==> flow/design.v <==
localparam  [31: 0] NOP        = 32'h0000_0013;      
localparam  [ 6: 0] LUI     = 7'b0110111,         
                    JAL     = 7'b1101111,         
                    JALR    = 7'b1100111,         
                    BRANCH  = 7'b1100011,         
                    LOAD    = 7'b0000011,         
                    STORE   = 7'b0100011,         
                    ARITHI  = 7'b0010011,         
                    ARITHR  = 7'b0110011;         
localparam  [ 2: 0] BEQ     = 3'b000,
                    BNE     = 3'b001,
                    BLT     = 3'b100,
                    BGE     = 3'b101,
                    BLTU    = 3'b110,
                    BGEU    = 3'b111;
localparam  [ 2: 0] LB      = 3'b000,
                    LH      = 3'b001,
                    LW      = 3'b010,
                    LBU     = 3'b100,
                    LHU     = 3'b101;
localparam  [ 2: 0] SB      = 3'b000,
                    SH      = 3'b001,
                    SW      = 3'b010;
localparam  [ 2: 0] ADD     = 3'b000,     
                    SLL     = 3'b001,
                    SLT     = 3'b010,
                    SLTU    = 3'b011,
                    XOR     = 3'b100,
                    SR      = 3'b101,     
                    OR      = 3'b110,
                    AND     = 3'b111;
`timescale 1ns/1ps
module execute
#(
	parameter [31:0] RESET = 32'h0000_0000
)
(
	input clk,
	input reset,
	input  [31:0] reg_rdata1,
	input  [31:0] reg_rdata2,
	input  [31:0] execute_imm,
	input  [31:0] pc,
	input  [31:0] fetch_pc,
	input     	immediate_sel,
	input     	mem_write,
	input     	jal,
	input     	jalr,
	input     	lui,
	input     	alu,
	input     	branch,
	input     	arithsubtype,
	input     	mem_to_reg,
	input     	stall_read,
	input  [4:0]  dest_reg_sel,
	input  [2:0]  alu_op,
	input  [1:0]  dmem_raddr,
	input     	wb_branch_i,
	input     	wb_branch_nxt_i,
	output [31:0] alu_operand1,
	output [31:0] alu_operand2,
	output [31:0] write_address,
	output    	branch_stall,
	output reg [31:0] next_pc,
	output reg    	branch_taken,
	output [31:0] wb_result,
	output    	wb_mem_write,
	output    	wb_alu_to_reg,
	output [4:0]  wb_dest_reg_sel,
	output    	wb_branch,
	output    	wb_branch_nxt,
	output    	wb_mem_to_reg,
	output [1:0]  wb_read_address,
	output [2:0]  mem_alu_operation
);
localparam  [31: 0] NOP        = 32'h0000_0013;      
localparam  [ 6: 0] LUI     = 7'b0110111,         
                    JAL     = 7'b1101111,         
                    JALR    = 7'b1100111,         
                    BRANCH  = 7'b1100011,         
                    LOAD    = 7'b0000011,         
                    STORE   = 7'b0100011,         
                    ARITHI  = 7'b0010011,         
                    ARITHR  = 7'b0110011;         
localparam  [ 2: 0] BEQ     = 3'b000,
                    BNE     = 3'b001,
                    BLT     = 3'b100,
                    BGE     = 3'b101,
                    BLTU    = 3'b110,
                    BGEU    = 3'b111;
localparam  [ 2: 0] LB      = 3'b000,
                    LH      = 3'b001,
                    LW      = 3'b010,
                    LBU     = 3'b100,
                    LHU     = 3'b101;
localparam  [ 2: 0] SB      = 3'b000,
                    SH      = 3'b001,
                    SW      = 3'b010;
localparam  [ 2: 0] ADD     = 3'b000,     
                    SLL     = 3'b001,
                    SLT     = 3'b010,
                    SLTU    = 3'b011,
                    XOR     = 3'b100,
                    SR      = 3'b101,     
                    OR      = 3'b110,
                    AND     = 3'b111;
reg  [31:0] ex_result;
wire [32:0] ex_result_subs;
wire [32:0] ex_result_subu;
wire [31:0] ex_result_sra = $signed(alu_operand1) >>> alu_operand2[4:0];
assign alu_operand1 = reg_rdata1;
assign alu_operand2 = immediate_sel ? execute_imm : reg_rdata2;  
assign ex_result_subs =
	{alu_operand1[31], alu_operand1} -
	{alu_operand2[31], alu_operand2};
assign ex_result_subu = $unsigned(alu_operand1) - $unsigned(alu_operand2);
assign write_address = alu_operand1 + execute_imm;
assign branch_stall  = wb_branch_nxt_i || wb_branch_i;
always @(*) begin
	next_pc  	= fetch_pc + 4;
	branch_taken = !branch_stall;
	case (1'b1)
    	jal  : next_pc = pc + execute_imm;
    	jalr : next_pc = alu_operand1 + execute_imm;
    	branch: begin
        	case (alu_op)
            	BEQ:  begin
                	next_pc = (ex_result_subs == 0)
                          	? pc + execute_imm
                          	: fetch_pc + 4;
                	if (ex_result_subs != 0)
                    	branch_taken = 1'b0;
            	end
            	BNE:  begin
					next_pc = (ex_result_subs != 0)
                          	? pc + execute_imm
                          	: fetch_pc + 4;
					if (ex_result_subs == 0)
                    	branch_taken = 1'b0;
            	end
            	BLT:  begin
                	next_pc = ex_result_subs[32]
                          	? pc + execute_imm
                          	: fetch_pc + 4;
                	if (!ex_result_subs[32])
                    	branch_taken = 1'b0;
            	end
            	BGE:  begin
                	next_pc = !ex_result_subs[32]
                          	? pc + execute_imm
                          	: fetch_pc + 4;
                	if (ex_result_subs[32])
                    	branch_taken = 1'b0;
            	end
            	BLTU: begin
                	next_pc = ex_result_subu[32]
                          	? pc + execute_imm
                          	: fetch_pc + 4;
                	if (!ex_result_subu[32])
                    	branch_taken = 1'b0;
            	end
            	BGEU: begin
                	next_pc = !ex_result_subu[32]
                          	? pc + execute_imm
                          	: fetch_pc + 4;
                	if (ex_result_subu[32])
                    	branch_taken = 1'b0;
            	end
            	default: next_pc = fetch_pc;  
        	endcase
    	end
    	default: begin     	 
        	next_pc  	= fetch_pc + 4;
        	branch_taken = 1'b0;
    	end
	endcase
end
always @(*) begin
	case (1'b1)
    	mem_write: ex_result = alu_operand2;
    	jal,
    	jalr:  	ex_result = pc + 4;
    	lui:   	ex_result = execute_imm;
    	alu: begin
        	case (alu_op)
            	ADD : ex_result =
                  	arithsubtype
                  	? alu_operand1 - alu_operand2
                  	: alu_operand1 + alu_operand2;
            	SLL : ex_result = alu_operand1 << alu_operand2[4:0];  
            	SLT : ex_result = ex_result_subs[32];
				SLTU: ex_result = ($unsigned(alu_operand1) < $unsigned(alu_operand2)) ? 1 : 0;  
            	XOR : ex_result = alu_operand1 ^ alu_operand2;
            	SR  : ex_result =
                  	arithsubtype
                  	? ex_result_sra
                  	: alu_operand1 >> alu_operand2[4:0];
            	OR  : ex_result = alu_operand1 | alu_operand2;
            	AND : ex_result = alu_operand1 & alu_operand2;
            	default: ex_result = 'hx;
        	endcase
    	end
    	default: ex_result = 'hx;
	endcase
end
ex_mem_wb_reg u_ex_mem_wb (
	.clk        	(clk),
	.reset_n    	(reset),
	.stall_n    	(stall_read),
	.ex_result  	(ex_result),
	.mem_write  	(mem_write && !branch_stall),
	.alu_to_reg 	(alu | lui | jal |
                  	jalr | mem_to_reg),
	.dest_reg_sel   (dest_reg_sel),
	.branch_taken   (branch_taken),
	.mem_to_reg 	(mem_to_reg),
	.read_address   (dmem_raddr),
	.alu_operation  (alu_op),
	.ex_mem_result    	(wb_result),
	.ex_mem_mem_write 	(wb_mem_write),
	.ex_mem_alu_to_reg	(wb_alu_to_reg),
	.ex_mem_dest_reg_sel  (wb_dest_reg_sel),
	.ex_mem_branch    	(wb_branch),
	.ex_mem_branch_nxt	(wb_branch_nxt),
	.ex_mem_mem_to_reg	(wb_mem_to_reg),
	.ex_mem_read_address  (wb_read_address),
	.ex_mem_alu_operation (mem_alu_operation)
);
endmodule
module ex_mem_wb_reg (
	input     	clk,
	input     	reset_n,
	input     	stall_n,
	input  [31:0] ex_result,
	input     	mem_write,
	input     	alu_to_reg,
	input  [4:0]  dest_reg_sel,
	input     	branch_taken,
	input     	mem_to_reg,
	input  [1:0]  read_address,
	input  [2:0]  alu_operation,
	output reg [31:0] ex_mem_result,
	output reg    	ex_mem_mem_write,
	output reg    	ex_mem_alu_to_reg,
	output reg [4:0]  ex_mem_dest_reg_sel,
	output reg    	ex_mem_branch,
	output reg    	ex_mem_branch_nxt,
	output reg    	ex_mem_mem_to_reg,
	output reg [1:0]  ex_mem_read_address,
	output reg [2:0]  ex_mem_alu_operation
);
always @(posedge clk or negedge reset_n) begin
	if (!reset_n) begin
    	ex_mem_result     	<= 32'h0;
    	ex_mem_mem_write  	<= 1'b0;
    	ex_mem_alu_to_reg 	<= 1'b0;
    	ex_mem_dest_reg_sel   <= 5'h0;
    	ex_mem_branch     	<= 1'b0;
    	ex_mem_branch_nxt 	<= 1'b0;
    	ex_mem_mem_to_reg 	<= 1'b0;
    	ex_mem_read_address   <= 2'h0;
    	ex_mem_alu_operation  <= 3'h0;
	end
	else if (!stall_n) begin
    	ex_mem_result     	<= ex_result;
    	ex_mem_mem_write  	<= mem_write;
    	ex_mem_alu_to_reg 	<= alu_to_reg;
    	ex_mem_dest_reg_sel   <= dest_reg_sel;
    	ex_mem_branch     	<= branch_taken;
    	ex_mem_branch_nxt 	<= ex_mem_branch;   
    	ex_mem_mem_to_reg 	<= mem_to_reg;
    	ex_mem_read_address   <= read_address;
    	ex_mem_alu_operation  <= alu_operation;
	end
end
endmodule
# Tool chain data of execute
# Tool output for the design above, in the order of the flow.
# Lines are those of the file above, counted from 1.
# Library cell names are shortened.
# A cell with -- has no value.
# inputs
top_module,execute
clock,clk
library,sky130hd
pvt_corner,tt_025C_1v80

# After elaboration
# Yosys after proc, flatten, opt, wreduce and memory -nomap, before mapping. Memory bits, and registers merged into a memory's read port (data or address), are not among the register bits. Print and check cells are not counted.
# word_totals
mem_count,0
inputBits,184
ramBits,0
ff_bits,47
latchBits,0
elab_cells,71
mem_bits_ro,0
clocked_rd_ports_x_width,0
# op_classes
n_eq,7
mux,29
compare,1
multipliers,0
n_div,0
shift,3
addsub,8
logic,7
reduce_logical,7
# op_table
op,count
2-to-1 mux 32 bit,16
case mux 32 bit (select 8 bit),1
case mux 32 bit (select 6 bit),1
adder 32 bit,3
subtractor 32 x 32 -> 33 bit,2
adder 32 x 3 -> 32 bit with constant B,2
zero test 33 bit,1
nonzero test 33 bit,1
subtractor 32 bit,1
< comparator 32 bit,1
bitwise AND 32 bit,1
bitwise OR 32 bit,1
XOR 32 bit,1
<< shifter 32 x 5 -> 32 bit,1
right shift 32 x 5 -> 32 bit,1
>>> shifter 32 x 5 -> 32 bit,1
== test 3 bit with constant B,4
2-to-1 mux 1 bit,10
== test 3 x 2 -> 1 bit with constant B,2
case mux 1 bit (select 6 bit),1
bitwise OR 1 bit,4
== test 3 x 1 -> 1 bit with constant B,1
zero test 3 bit,1
OR reduction 2 bit,1
logical AND 1 bit,1
logical OR 1 bit,1
zero test 1 bit,1

# Depth
# Longest topological path by Yosys (ltp), each cell counted once; first at word level (registers and memories cut), then after technology mapping (sequential cells cut; the memories' decode and read muxes count).
# logic_depth
ltp_word,8
abc_area,0
ltp_mapped,23

# Synthesis result
# Source: synth_stat.txt of the flow (Yosys; design flattened, memories mapped). It holds for the ABC_AREA given above (unset counts as 0); a run with the other value may have another netlist.
# by_type
cell,count,area_total_um2
ha_1,161,2.01E+03
a21oi_1,292,1.46E+03
dfrtp_1,47,1.18E+03
o21ai_0,215,1.08E+03
nor2_1,271,1.02E+03
mux2i_1,90,900.864
nand2_1,230,863.328
xnor2_1,93,814.531
mux4_2,25,563.04
o211ai_1,70,525.504
clkbuf_1,123,461.693
inv_1,123,461.693
a21o_1,57,427.91
xor2_1,42,367.853
nand3_1,69,345.331
a211oi_1,36,270.259
mux2_2,24,270.259
buf_4,32,240.23
# Not listed: further types 85, cells in them 640.
# mapped
n_buf,196
flip_flops,47
mapped_cells,2640
seq_area_um2,1176.1
synth_area_um2,17982.2
# By module: a second synthesis without flattening, with its own total; a netlist apart from the flattened one above.
# hier_totals
hier_cells,2600
area_unflattened_um2,17952.2
# Rows give one instance, submodules left out.
# by_module
module,n_inst,mod_area_um2,cells,mod_seq_area_um2
execute,1,16084.2,2501,0.0
ex_mem_wb_reg,1,1868.0,99,1176.1

# Timing after synthesis
# OpenSTA on the mapped netlist: ideal clock, no wires. The path of least setup slack (recovery checks aside). Input and output delay are each 20% of the period. Register names are those of the netlist, which keeps one name where synthesis merged equal registers.
# synth_path
kind,input to output
start,input immediate_sel
end,output next_pc[7]
output_delay_ps,2400
tclk_ps,12000
in_delay_ps,2400
path_delay_ps,5321
launch_ps,2400
path_stages,22
t_arrival_ps,7721
t_required_ps,9600
slack_ps,1879
synth_period_reached_ps,10121
# "path_delay_ps" = arrival - input delay + setup time.
# At an output port there is no setup time.
# "path_stages": output pins that drive a net of the path, with the launching flip-flop's if there is one; two outputs of one cell count as two.
# "synth_period_reached_ps" = period - worst setup slack (recovery checks aside). The figure is calculated, with input and output delays left at 20% of the set period.
# Between the ends stands the longest chain of elaborated cells between them, by number of cells; it is not shown to be the way that was timed. Of several equally long chains one is given.
# A line is the first line of the expression or statement that the cell stems from. Yosys adds cells for indexed reads and writes and turns some case tables into memories.
# synth_via
cell_sequence,buf_2 -> mux2i_1 -> inv_1 -> clkbuf_1 -> clkbuf_1 -> clkbuf_1 -> buf_1 -> ha_1 -> fa_1 -> o21bai_2 -> a211oi_4 -> o21ai_4 -> a2111oi_4 -> nor3_1 -> a311o_1 -> nor4_1 -> and4b_1 -> mux2_2 -> o21ai_2 -> buf_2 -> a21oi_1 -> o311ai_1
elab_chain_cells,8
# synth_lines
item,line,source
start: declaration,45,"input immediate_sel,"
2-to-1 mux 32 bit,112,assign alu_operand2 = immediate_sel ? execute_imm : reg_rdata2;
subtractor 32 x 32 -> 33 bit,114,"{alu_operand1[31], alu_operand1} -"
nonzero test 33 bit,135,next_pc = (ex_result_subs != 0)
2-to-1 mux 32 bit,135,
case mux 32 bit (select 6 bit),126,case (alu_op)
2-to-1 mux 32 bit x3,122,case (1'b1)
end: declaration,64,"output reg [31:0] next_pc,"

# Worst path after layout
# Path of least setup slack in the final report of run 1 (OpenROAD, finished layout, wires in). Where an end is a register, its clock arrival counts in the times.
# The report prints the path's times to 10 ps; the period is as set.
# layout_path
kind,input to output
start,input reg_rdata1[23]
end,output next_pc[24]
t_required_ps,6310
output_delay_ps,1580
in_delay_ps,1580
launch_ps,1580
slack_ps,-940
path_stages,19
tclk_ps,7890
t_arrival_ps,7250
# Between the ends stands the longest chain of elaborated cells between them, by number of cells; it is not shown to be the way that was timed. Of several equally long chains one is given.
# layout_via
cell_sequence,clkdlybuf4s15_1 -> inv_1 -> ha_1 -> buf_2 -> nand2b_1 -> a221oi_2 -> o21ai_0 -> o311ai_0 -> nor4_2 -> nand4_1 -> nor4_2 -> and4b_2 -> mux2_4 -> o21ai_4 -> buf_12 -> nand2_2 -> o22ai_2 -> a21oi_2 -> clkdlybuf4s50_1
elab_chain_cells,7
# layout_lines
item,line,source
start: declaration,40,"input [31:0] reg_rdata1,"
subtractor 32 x 32 -> 33 bit,114,"{alu_operand1[31], alu_operand1} -"
nonzero test 33 bit,135,next_pc = (ex_result_subs != 0)
2-to-1 mux 32 bit,135,
case mux 32 bit (select 6 bit),126,case (alu_op)
2-to-1 mux 32 bit x3,122,case (1'b1)
end: declaration,64,"output reg [31:0] next_pc,"

Add stored flow runs of execute

Flow measurements of execute on sky130hd: 3 stored runs with different settings, listed in no order. Input and output delays are each 20% of the period that was set; the output load is 0.01 pF.
"achieved_clock_period_ps" is the run's clock period less its worst setup slack. It is reckoned from that one timing run; input and output delays stay at 20% of the period that was set.
"critical_path_time_ps" = time allowed to the worst setup path (clock period - input delay - output delay, where it has them) - its slack; a late launch clock adds to it, a late capture clock takes from it.
"total_power_mw" rests on the timing tool's default activity at the inputs, not on a simulated workload.
"critical_path_time_ps" is known to 10 ps.

Run 1, flow files:
==> flow/run.sh <==
#!/bin/bash
# the make line also repeats the synthesis and layout settings of config.mk as NAME=value (left out here)
make -C /OpenROAD-flow-scripts/flow DESIGN_CONFIG=/design/flow/config.mk WORK_HOME=/design/flow/orfs CLKGATE_MAP_FILE= finish
==> flow/config.mk <==
export PLATFORM = sky130hd
export DESIGN_NAME = execute
export DESIGN_NICKNAME = execute
export VERILOG_FILES = /design/flow/design.v
export SDC_FILE = /design/flow/constraint.sdc
export NUM_CORES = 4
export LEC_CHECK = 0
export CAP_MARGIN = 10
export CELL_PAD_IN_SITES_DETAIL_PLACEMENT = 1
export CELL_PAD_IN_SITES_GLOBAL_PLACEMENT = 1
export CORE_MARGIN = 7
export CORE_UTILIZATION = 40
export GPL_TIMING_DRIVEN = 0
export HOLD_SLACK_MARGIN = 0.01
export MAX_ROUTING_LAYER = met5
export MIN_ROUTING_LAYER = met1
export SETUP_SLACK_MARGIN = -0.72
export SLEW_MARGIN = 30
==> flow/constraint.sdc <==
create_clock -name core_clock -period 7.89 [get_ports {clk}]
set_input_delay 1.5780 -clock core_clock [delete_from_list [all_inputs] [get_ports {clk}]]
set_output_delay 1.5780 -clock core_clock [all_outputs]
set_load 0.01 [all_outputs]

==> results of run 1, as CSV <==
result,value
stdcell_area_um2,23882.9
post_route_util_frac,0.539
ws_hold_ps,498
setupTns_ps,-24832
die_um2,51087.3
yosys.chip_area_um2,17982.2
achieved_clock_period_ps,8832
setup_ws_ps,-942
total_power_mw,3.136
critical_path_time_ps,5680
critical_path_kind,"input to output"

Run 2, flow files:
==> flow/run.sh <==
#!/bin/bash
# the make line also repeats the synthesis and layout settings of config.mk as NAME=value (left out here)
make -C /OpenROAD-flow-scripts/flow DESIGN_CONFIG=/design/flow/config.mk WORK_HOME=/design/flow/orfs CLKGATE_MAP_FILE= finish
==> flow/config.mk <==
export PLATFORM = sky130hd
export DESIGN_NAME = execute
export DESIGN_NICKNAME = execute
export VERILOG_FILES = /design/flow/design.v
export SDC_FILE = /design/flow/constraint.sdc
export NUM_CORES = 4
export LEC_CHECK = 0
export CAP_MARGIN = 20
export CORE_MARGIN = 2
export CORE_UTILIZATION = 40
export SETUP_SLACK_MARGIN = 2.52
export SLEW_MARGIN = 20
==> flow/constraint.sdc <==
create_clock -name core_clock -period 11.5 [get_ports {clk}]
set_input_delay 2.3000 -clock core_clock [delete_from_list [all_inputs] [get_ports {clk}]]
set_output_delay 2.3000 -clock core_clock [all_outputs]
set_load 0.01 [all_outputs]

==> results of run 2, as CSV <==
result,value
total_power_mw,2.104
post_route_util_frac,0.564
setupTns_ps,0
achieved_clock_period_ps,9257
stdcell_area_um2,24984.0
ws_hold_ps,498
die_um2,46666.8
critical_path_time_ps,4660
critical_path_kind,"input to output"
yosys.chip_area_um2,17982.2
setup_ws_ps,2243

Run 3, flow files:
==> flow/run.sh <==
#!/bin/bash
# the make line also repeats the synthesis and layout settings of config.mk as NAME=value (left out here)
make -C /OpenROAD-flow-scripts/flow DESIGN_CONFIG=/design/flow/config.mk WORK_HOME=/design/flow/orfs CLKGATE_MAP_FILE= finish
==> flow/config.mk <==
export PLATFORM = sky130hd
export DESIGN_NAME = execute
export DESIGN_NICKNAME = execute
export VERILOG_FILES = /design/flow/design.v
export SDC_FILE = /design/flow/constraint.sdc
export NUM_CORES = 4
export LEC_CHECK = 0
export CAP_MARGIN = 10
export CELL_PAD_IN_SITES_GLOBAL_PLACEMENT = 1
export CORE_MARGIN = 7
export CORE_UTILIZATION = 40
export GPL_TIMING_DRIVEN = 0
export HOLD_SLACK_MARGIN = 0.01
export MAX_ROUTING_LAYER = met5
export MIN_ROUTING_LAYER = met1
export SETUP_SLACK_MARGIN = 2.1
export SLEW_MARGIN = 30
==> flow/constraint.sdc <==
create_clock -name core_clock -period 7.89 [get_ports {clk}]
set_input_delay 1.5780 -clock core_clock [delete_from_list [all_inputs] [get_ports {clk}]]
set_output_delay 1.5780 -clock core_clock [all_outputs]
set_load 0.01 [all_outputs]

==> results of run 3, as CSV <==
result,value
setup_ws_ps,-392
critical_path_time_ps,5130
critical_path_kind,"input to output"
total_power_mw,3.315
post_route_util_frac,0.599
yosys.chip_area_um2,17982.2
achieved_clock_period_ps,8282
die_um2,51087.3
stdcell_area_um2,26530.4
ws_hold_ps,498
setupTns_ps,-8497
